==> flow/design.v <==
module project_euler_17(
  input clk,
  input reset,
  output reg [3:0] ones_digit,
  output reg [3:0] tens_digit,
  output reg [3:0] hundreds_digit,
  output reg [15:0] letter_count,
  output reg done
);
  integer next_ones_digit;
  integer next_tens_digit;
  integer next_hundreds_digit;
  integer letters;
  always @(posedge clk or posedge reset)
  begin
    if (reset) begin
      ones_digit <= 0;
      tens_digit <= 0;
      hundreds_digit <= 0;
      letter_count <= 0;
      done <= 0;
    end
    else if (!done) begin
      next_ones_digit = 0;
      next_tens_digit = 0;
      next_hundreds_digit = 0;
      letters = 0;
      next_tens_digit[3:0] = tens_digit;
      next_hundreds_digit[3:0] = hundreds_digit;
      if (ones_digit == 9) begin
        next_ones_digit = 0;
        if (tens_digit == 9) begin
          next_tens_digit = 0;
          if (hundreds_digit == 9) begin
            next_hundreds_digit = 0;
            letters += 11;  
            done <= 1;
          end
          else
            next_hundreds_digit[3:0] = hundreds_digit + 1;
        end
        else
          next_tens_digit[3:0] = tens_digit + 1;
      end
      else
        next_ones_digit[3:0] = ones_digit + 1;
      if (next_tens_digit != 1) begin
        case (next_ones_digit)
          1: letters += 3;  
          2: letters += 3;  
          3: letters += 5;  
          4: letters += 4;  
          5: letters += 4;  
          6: letters += 3;  
          7: letters += 5;  
          8: letters += 5;  
          9: letters += 4;  
        endcase
        case (next_tens_digit)
          2: letters += 6;  
          3: letters += 6;  
          4: letters += 5;  
          5: letters += 5;  
          6: letters += 5;  
          7: letters += 7;  
          8: letters += 6;  
          9: letters += 6;  
        endcase
      end
      else begin
        case (next_ones_digit)
          0: letters += 3;  
          1: letters += 6;  
          2: letters += 6;  
          3: letters += 8;  
          4: letters += 8;  
          5: letters += 7;  
          6: letters += 7;  
          7: letters += 9;  
          8: letters += 8;  
          9: letters += 8;  
        endcase
      end
      case (next_hundreds_digit)
        1: letters += 10;  
        2: letters += 10;  
        3: letters += 12;  
        4: letters += 11;  
        5: letters += 11;  
        6: letters += 10;  
        7: letters += 12;  
        8: letters += 12;  
        9: letters += 11;  
      endcase
      if (next_hundreds_digit > 0 && ((next_ones_digit > 0) || (next_tens_digit > 0)))
        letters += 3;  
      ones_digit <= next_ones_digit[3:0];
      tens_digit <= next_tens_digit[3:0];
      hundreds_digit <= next_hundreds_digit[3:0];
      letter_count <= letter_count + letters[15:0];
    end
  end
endmodule
---- From RTL to reports: project_euler_17 ----
The steps from the RTL of project_euler_17 to its reports follow in flow order.
Line numbers count from 1 in the design file above.
Operators carry their Yosys type and port widths (W data, S select, Z words).
The mark n/a stands for no value.
set-up
  top ..................................... project_euler_17
  clock ................................... clk
  standard-cell library ................... sky130hd
  timing corner ........................... tt_025C_1v80

---- After elaboration ----
Counts by Yosys on the flattened word-level netlist (proc, flatten, opt, wreduce; memories kept). Register bits leave out memories and registers merged into their read ports (data or address). Print and check cells are left out. Cells with the same type and inputs are merged into one.
bit counts
  output and inout port bits .............. 29
  cells after elaboration ................. 99
  register bits ........................... 29
cells by class
  eq/ne operators ......................... 30
  reduce/logical cells .................... 14
  order comparisons ....................... 3
  add/sub/neg operators ................... 18
  mux-type cells .......................... 29
operators by type and width
  kind                     count
  $eq A32 B3 Y1 const B    12
  $eq A32 B2 Y1 const B    6
  $eq A32 B4 Y1 const B    6
  $pmux W16 S3             3
  $mux W16                 8
  $add A16 B4 Y16 const B  7
  $gt A32 B1 Y1 const B    3
  $add A16 B5 Y16 const B  5
  $pmux W16 S5             1
  $eq A32 B1 Y1 const B    2
  $mux W32                 2
  $mux W4                  10
  $add A16 B3 Y16 const B  2
  $ne A32 B2 Y1 const B    1
  $logic_not A32 Y1        1
  $mux W28                 1
  $reduce_or A3 Y1         7
  $add A16 B16 Y16         1
  $add A4 B1 Y4 const B    3
  $eq A4 B4 Y1 const B     3
  $reduce_or A4 Y1         2
  $reduce_or A2 Y1         2
  $mux W1                  4
  $logic_and A1 B1 Y1      1
  $logic_or A1 B1 Y1       1

---- Logic depth ----
Yosys ltp: most cells in a row. Word level: on the elaborated netlist, between registers, memories and ports. Mapped: between sequential cells and ports; inverters and the memories' decode and read muxes count.
depth
  word-level depth ........................ 20
  ABC_AREA ................................ 1
  mapped depth ............................ 39
  mapped depth without buffers ............ 38

---- After synthesis ----
Yosys stat after the flow's synthesis: flattened, memories mapped to cells. It holds for the ABC_AREA given above (unset counts as 0); a run with the other value may have another netlist.
mapped netlist
  mapped area ............................. 2681.3 µm²
  mapped flip-flops ....................... 29
  standard cells after synthesis .......... 406
  sequential part of the area ............. 725.7 µm²
cell types
  type                      count  area in all (µm²)
  sky130_fd_sc_hd__dfrtp_1  29     725.696
  sky130_fd_sc_hd__nand2_1  122    457.939
  sky130_fd_sc_hd__ha_1     17     212.704
  sky130_fd_sc_hd__inv_1    49     183.926
  sky130_fd_sc_hd__nand3_1  30     150.144
  sky130_fd_sc_hd__nor2_1   39     146.39
  sky130_fd_sc_hd__o21ai_0  23     115.11
  sky130_fd_sc_hd__nand4_1  12     75.072
  sky130_fd_sc_hd__xor2_1   7      61.309
  sky130_fd_sc_hd__a21oi_1  12     60.058
  sky130_fd_sc_hd__nand2_2  9      56.304
  sky130_fd_sc_hd__nor2_4   5      56.304
  sky130_fd_sc_hd__nand3_2  5      50.048
  sky130_fd_sc_hd__xnor2_1  5      43.792
  sky130_fd_sc_hd__fa_1     2      40.038
  sky130_fd_sc_hd__inv_2    9      33.782
  sky130_fd_sc_hd__nor2_2   5      31.28
  sky130_fd_sc_hd__nand2_4  2      22.522
Not listed: further types 16, cells in them 24.

---- Path before layout ----
OpenSTA on the mapped netlist: ideal clock, no wires. The path of least setup slack (recovery checks aside). Input and output delay are each 20% of the period. Register names are those of the netlist, which keeps one name where synthesis merged equal registers.
timing path after synthesis
  path type ............................... register to register
  start point ............................. reg ones_digit[2]
  end point ............................... reg letter_count[14]
  period .................................. 10.0 ns
  arrival time ............................ 4.789 ns
  delay of the path ....................... 4.868 ns
  data required time ...................... 9.921 ns
  stages on the path ...................... 35
  path slack .............................. 5.132 ns
  period reached after synthesis .......... 4.868 ns
"delay of the path" is the arrival time less input delay plus setup time.
"stages on the path": output pins that drive a net of the path, with the launching flip-flop's if there is one; two outputs of one cell count as two.
"period reached after synthesis" is the clock period less the worst setup slack; recovery checks do not enter. This is arithmetic on one report: input and output delays are still those of the set period (20% each).
Between the ends stands the longest chain of elaborated cells between them, by number of cells; it is not shown to be the way that was timed. Of several equally long chains one is given.
Each line given opens the expression or statement behind the cell; cells for indexed reads and writes are added by Yosys, which also makes memories of some case tables.
on the way, after synthesis
  cells stage by stage .................... sky130_fd_sc_hd__dfrtp_1 -> sky130_fd_sc_hd__inv_2 -> sky130_fd_sc_hd__nand2_1 -> sky130_fd_sc_hd__nor2_4 -> sky130_fd_sc_hd__nand3_1 -> sky130_fd_sc_hd__nand2_1 -> sky130_fd_sc_hd__inv_1 -> sky130_fd_sc_hd__nor3_1 -> sky130_fd_sc_hd__fa_1 -> sky130_fd_sc_hd__a21oi_1 -> sky130_fd_sc_hd__nand3_1 -> sky130_fd_sc_hd__nand2_1 -> sky130_fd_sc_hd__ha_1 -> sky130_fd_sc_hd__a21oi_1 -> sky130_fd_sc_hd__inv_1 -> sky130_fd_sc_hd__nand3_2 -> sky130_fd_sc_hd__inv_2 -> sky130_fd_sc_hd__ha_1 -> sky130_fd_sc_hd__nor2_1 -> sky130_fd_sc_hd__nand3_1 -> sky130_fd_sc_hd__nand2_1 -> sky130_fd_sc_hd__inv_1 -> sky130_fd_sc_hd__ha_1 -> sky130_fd_sc_hd__nand2_1 -> sky130_fd_sc_hd__nand2_1 -> sky130_fd_sc_hd__a21oi_1 -> sky130_fd_sc_hd__nor2_1 -> sky130_fd_sc_hd__nor2_1 -> sky130_fd_sc_hd__o21bai_1 -> sky130_fd_sc_hd__nand2_1 -> sky130_fd_sc_hd__nand2_1 -> sky130_fd_sc_hd__a21oi_1 -> sky130_fd_sc_hd__nor3b_1 -> sky130_fd_sc_hd__nor3b_1 -> sky130_fd_sc_hd__xor2_1
  length of the longest elaborated chain .. 19
  elaborated cells on any way between the ends .. 80
RTL lines, path after synthesis
  item              RTL line  RTL
  from (decl)       4         output reg [3:0] ones_digit,
  from (assign)     17        ones_digit <= 0;
  from (assign)     97        ones_digit <= next_ones_digit[3:0];
  $add A4 B1 Y4     46        next_ones_digit[3:0] = ones_digit + 1;
  $mux W4           30        if (ones_digit == 9) begin
  $mux W4           23        else if (!done) begin
  $eq A32 B4 Y1     48        case (next_ones_digit)
  $reduce_or A3 Y1  n/a
  $pmux W16 S3      48
  $mux W16          47        if (next_tens_digit != 1) begin
  [... 5 more ...]  n/a
  $add A16 B5 Y16   93        9: letters += 11;
  $pmux W16 S3      84        case (next_hundreds_digit)
  $mux W16          23
  $add A16 B3 Y16   96        letters += 3;
  $mux W16          95        if (next_hundreds_digit > 0 && ((next_ones_digit > 0) || (next_tens_digit > 0)))
  $mux W16          23
  $add A16 B16 Y16  100       letter_count <= letter_count + letters[15:0];
  to (assign)       20        letter_count <= 0;
  to (assign)       100
  to (decl)         7         output reg [15:0] letter_count,

---- Path in the finished layout ----
From the final timing report of run A: the path of least setup slack in the routed layout; clock arrival at registers is part of the times.
timing path after layout
  path type ............................... register to register
  start point ............................. reg ones_digit[0]
  end point ............................... reg letter_count[14]
  data required time ...................... 9.80 ns
  period .................................. 9.58 ns
  stages on the path ...................... 34
  arrival time ............................ 5.74 ns
  path slack .............................. 4.06 ns
Between the ends stands the longest chain of elaborated cells between them, by number of cells; it is not shown to be the way that was timed. Of several equally long chains one is given.
on the way, after layout
  cells stage by stage .................... sky130_fd_sc_hd__dfrtp_1 -> sky130_fd_sc_hd__inv_2 -> sky130_fd_sc_hd__nor2_1 -> sky130_fd_sc_hd__nand2_2 -> sky130_fd_sc_hd__nor2_2 -> sky130_fd_sc_hd__o21ai_2 -> sky130_fd_sc_hd__nor3_1 -> sky130_fd_sc_hd__fa_1 -> sky130_fd_sc_hd__a21oi_1 -> sky130_fd_sc_hd__nand3_1 -> sky130_fd_sc_hd__nand2_1 -> sky130_fd_sc_hd__ha_1 -> sky130_fd_sc_hd__a21oi_1 -> sky130_fd_sc_hd__inv_1 -> sky130_fd_sc_hd__nand3_2 -> sky130_fd_sc_hd__inv_2 -> sky130_fd_sc_hd__ha_1 -> sky130_fd_sc_hd__nor2_1 -> sky130_fd_sc_hd__nand3_1 -> sky130_fd_sc_hd__nand2_1 -> sky130_fd_sc_hd__inv_1 -> sky130_fd_sc_hd__ha_1 -> sky130_fd_sc_hd__nand2_1 -> sky130_fd_sc_hd__nand2_1 -> sky130_fd_sc_hd__a21oi_1 -> sky130_fd_sc_hd__nor2_1 -> sky130_fd_sc_hd__nor2_1 -> sky130_fd_sc_hd__o21bai_1 -> sky130_fd_sc_hd__nand2_1 -> sky130_fd_sc_hd__nand2_1 -> sky130_fd_sc_hd__a21oi_1 -> sky130_fd_sc_hd__nor3b_1 -> sky130_fd_sc_hd__nor3b_1 -> sky130_fd_sc_hd__xor2_1
  length of the longest elaborated chain .. 19
  elaborated cells on any way between the ends .. 80
RTL lines, path after layout
  item              RTL line  RTL
  from (decl)       4         output reg [3:0] ones_digit,
  from (assign)     17        ones_digit <= 0;
  from (assign)     97        ones_digit <= next_ones_digit[3:0];
  $add A4 B1 Y4     46        next_ones_digit[3:0] = ones_digit + 1;
  $mux W4           30        if (ones_digit == 9) begin
  $mux W4           23        else if (!done) begin
  $eq A32 B4 Y1     48        case (next_ones_digit)
  $reduce_or A3 Y1  n/a
  $pmux W16 S3      48
  $mux W16          47        if (next_tens_digit != 1) begin
  [... 5 more ...]  n/a
  $add A16 B5 Y16   93        9: letters += 11;
  $pmux W16 S3      84        case (next_hundreds_digit)
  $mux W16          23
  $add A16 B3 Y16   96        letters += 3;
  $mux W16          95        if (next_hundreds_digit > 0 && ((next_ones_digit > 0) || (next_tens_digit > 0)))
  $mux W16          23
  $add A16 B16 Y16  100       letter_count <= letter_count + letters[15:0];
  to (assign)       20        letter_count <= 0;
  to (assign)       100
  to (decl)         7         output reg [15:0] letter_count,

Appendix: measured runs

Measured results for project_euler_17: 4 stored runs of the Yosys and OpenROAD flow on sky130hd. The settings differ; the order carries no meaning. The constraints put input and output delay at 20% of the set period each and load the outputs with 0.01 pF.
"worst setup path time" = time allowed to the worst setup path (clock period - input delay - output delay, where it has them) - its slack; a late launch clock adds to it, a late capture clock takes from it.

======== run A ========
==> flow/run.sh <==
#!/bin/bash
# the make line also repeats the synthesis and layout settings of config.mk as NAME=value (left out here)
make -C /OpenROAD-flow-scripts/flow DESIGN_CONFIG=/design/flow/config.mk WORK_HOME=/design/flow/orfs CLKGATE_MAP_FILE= finish
==> flow/config.mk <==
export PLATFORM = sky130hd
export DESIGN_NAME = project_euler_17
export DESIGN_NICKNAME = project_euler_17
export VERILOG_FILES = /design/flow/design.v
export SDC_FILE = /design/flow/constraint.sdc
export NUM_CORES = 4
export LEC_CHECK = 0
export ABC_AREA = 1
export CAP_MARGIN = 0
export CELL_PAD_IN_SITES_DETAIL_PLACEMENT = 0
export CORE_ASPECT_RATIO = 1.03
export CORE_MARGIN = 2
export CORE_UTILIZATION = 43
export CTS_CLUSTER_DIAMETER = 219
export CTS_CLUSTER_SIZE = 36
export GPL_ROUTABILITY_DRIVEN = 1
export MAX_ROUTING_LAYER = met5
export PLACE_DENSITY_LB_ADDON = 0.05
export SETUP_SLACK_MARGIN = 1.6
export SLEW_MARGIN = 0
==> flow/constraint.sdc <==
create_clock -name core_clock -period 9.58 [get_ports {clk}]
set_input_delay 1.9160 -clock core_clock [delete_from_list [all_inputs] [get_ports {clk}]]
set_output_delay 1.9160 -clock core_clock [all_outputs]
set_load 0.01 [all_outputs]

-------- measured, run A --------
  cell area after synthesis ............... 2681.3 µm²
  die footprint ........................... 6883.1 µm²
  area of the standard cells in the finished layout .. 3149.3 µm²
  post-route utilization .................. 0.517
  setup slack of the worst path ........... 4.056 ns
  total negative setup slack .............. 0.000 ns
  final worst hold slack .................. 0.474 ns
  worst setup path time ................... 5.52 ns
  worst setup path type ................... register to register

======== run B ========
==> flow/run.sh <==
#!/bin/bash
# the make line also repeats the synthesis and layout settings of config.mk as NAME=value (left out here)
make -C /OpenROAD-flow-scripts/flow DESIGN_CONFIG=/design/flow/config.mk WORK_HOME=/design/flow/orfs CLKGATE_MAP_FILE= finish
==> flow/config.mk <==
export PLATFORM = sky130hd
export DESIGN_NAME = project_euler_17
export DESIGN_NICKNAME = project_euler_17
export VERILOG_FILES = /design/flow/design.v
export SDC_FILE = /design/flow/constraint.sdc
export NUM_CORES = 4
export LEC_CHECK = 0
export ABC_AREA = 0
export CAP_MARGIN = 0
export CELL_PAD_IN_SITES_DETAIL_PLACEMENT = 0
export CELL_PAD_IN_SITES_GLOBAL_PLACEMENT = 2
export CORE_ASPECT_RATIO = 1.86
export CORE_MARGIN = 2
export CORE_UTILIZATION = 43
export CTS_CLUSTER_DIAMETER = 28
export CTS_CLUSTER_SIZE = 36
export GPL_ROUTABILITY_DRIVEN = 1
export GPL_TIMING_DRIVEN = 1
export MAX_ROUTING_LAYER = met5
export MIN_ROUTING_LAYER = met1
export PLACE_DENSITY_LB_ADDON = 0.08
export SLEW_MARGIN = 0
==> flow/constraint.sdc <==
create_clock -name core_clock -period 9.58 [get_ports {clk}]
set_input_delay 1.9160 -clock core_clock [delete_from_list [all_inputs] [get_ports {clk}]]
set_output_delay 1.9160 -clock core_clock [all_outputs]
set_load 0.01 [all_outputs]

-------- measured, run B --------
  cell area after synthesis ............... 2909.0 µm²
  die footprint ........................... 7471.2 µm²
  area of the standard cells in the finished layout .. 3374.5 µm²
  post-route utilization .................. 0.519
  setup slack of the worst path ........... 2.663 ns
  total negative setup slack .............. 0.000 ns
  final worst hold slack .................. 0.487 ns
  worst setup path time ................... 6.92 ns
  worst setup path type ................... register to register

======== run C ========
==> flow/run.sh <==
#!/bin/bash
# the make line also repeats the synthesis and layout settings of config.mk as NAME=value (left out here)
make -C /OpenROAD-flow-scripts/flow DESIGN_CONFIG=/design/flow/config.mk WORK_HOME=/design/flow/orfs CLKGATE_MAP_FILE= finish
==> flow/config.mk <==
export PLATFORM = sky130hd
export DESIGN_NAME = project_euler_17
export DESIGN_NICKNAME = project_euler_17
export VERILOG_FILES = /design/flow/design.v
export SDC_FILE = /design/flow/constraint.sdc
export NUM_CORES = 4
export LEC_CHECK = 0
export ABC_AREA = 1
export CAP_MARGIN = 20
export CORE_MARGIN = 2
export CORE_UTILIZATION = 40
export HOLD_SLACK_MARGIN = 0.11
export SLEW_MARGIN = 20
==> flow/constraint.sdc <==
create_clock -name core_clock -period 10.0 [get_ports {clk}]
set_input_delay 2.0000 -clock core_clock [delete_from_list [all_inputs] [get_ports {clk}]]
set_output_delay 2.0000 -clock core_clock [all_outputs]
set_load 0.01 [all_outputs]

-------- measured, run C --------
  cell area after synthesis ............... 2681.3 µm²
  die footprint ........................... 7374.5 µm²
  area of the standard cells in the finished layout .. 3174.3 µm²
  post-route utilization .................. 0.494
  setup slack of the worst path ........... 4.416 ns
  total negative setup slack .............. 0.000 ns
  final worst hold slack .................. 0.472 ns
  worst setup path time ................... 5.58 ns
  worst setup path type ................... register to register

======== run D ========
==> flow/run.sh <==
#!/bin/bash
# the make line also repeats the synthesis and layout settings of config.mk as NAME=value (left out here)
make -C /OpenROAD-flow-scripts/flow DESIGN_CONFIG=/design/flow/config.mk WORK_HOME=/design/flow/orfs CLKGATE_MAP_FILE= finish
==> flow/config.mk <==
export PLATFORM = sky130hd
export DESIGN_NAME = project_euler_17
export DESIGN_NICKNAME = project_euler_17
export VERILOG_FILES = /design/flow/design.v
export SDC_FILE = /design/flow/constraint.sdc
export NUM_CORES = 4
export LEC_CHECK = 0
export CAP_MARGIN = 20
export CORE_MARGIN = 2
export CORE_UTILIZATION = 59
export SLEW_MARGIN = 20
==> flow/constraint.sdc <==
create_clock -name core_clock -period 6.98 [get_ports {clk}]
set_input_delay 1.3960 -clock core_clock [delete_from_list [all_inputs] [get_ports {clk}]]
set_output_delay 1.3960 -clock core_clock [all_outputs]
set_load 0.01 [all_outputs]

-------- measured, run D --------
  cell area after synthesis ............... 2909.0 µm²
  die footprint ........................... 5508.6 µm²
  area of the standard cells in the finished layout .. 3350.7 µm²
  post-route utilization .................. 0.705
  setup slack of the worst path ........... 0.549 ns
  total negative setup slack .............. 0.000 ns
  final worst hold slack .................. 0.483 ns
  worst setup path time ................... 6.43 ns
  worst setup path type ................... register to register
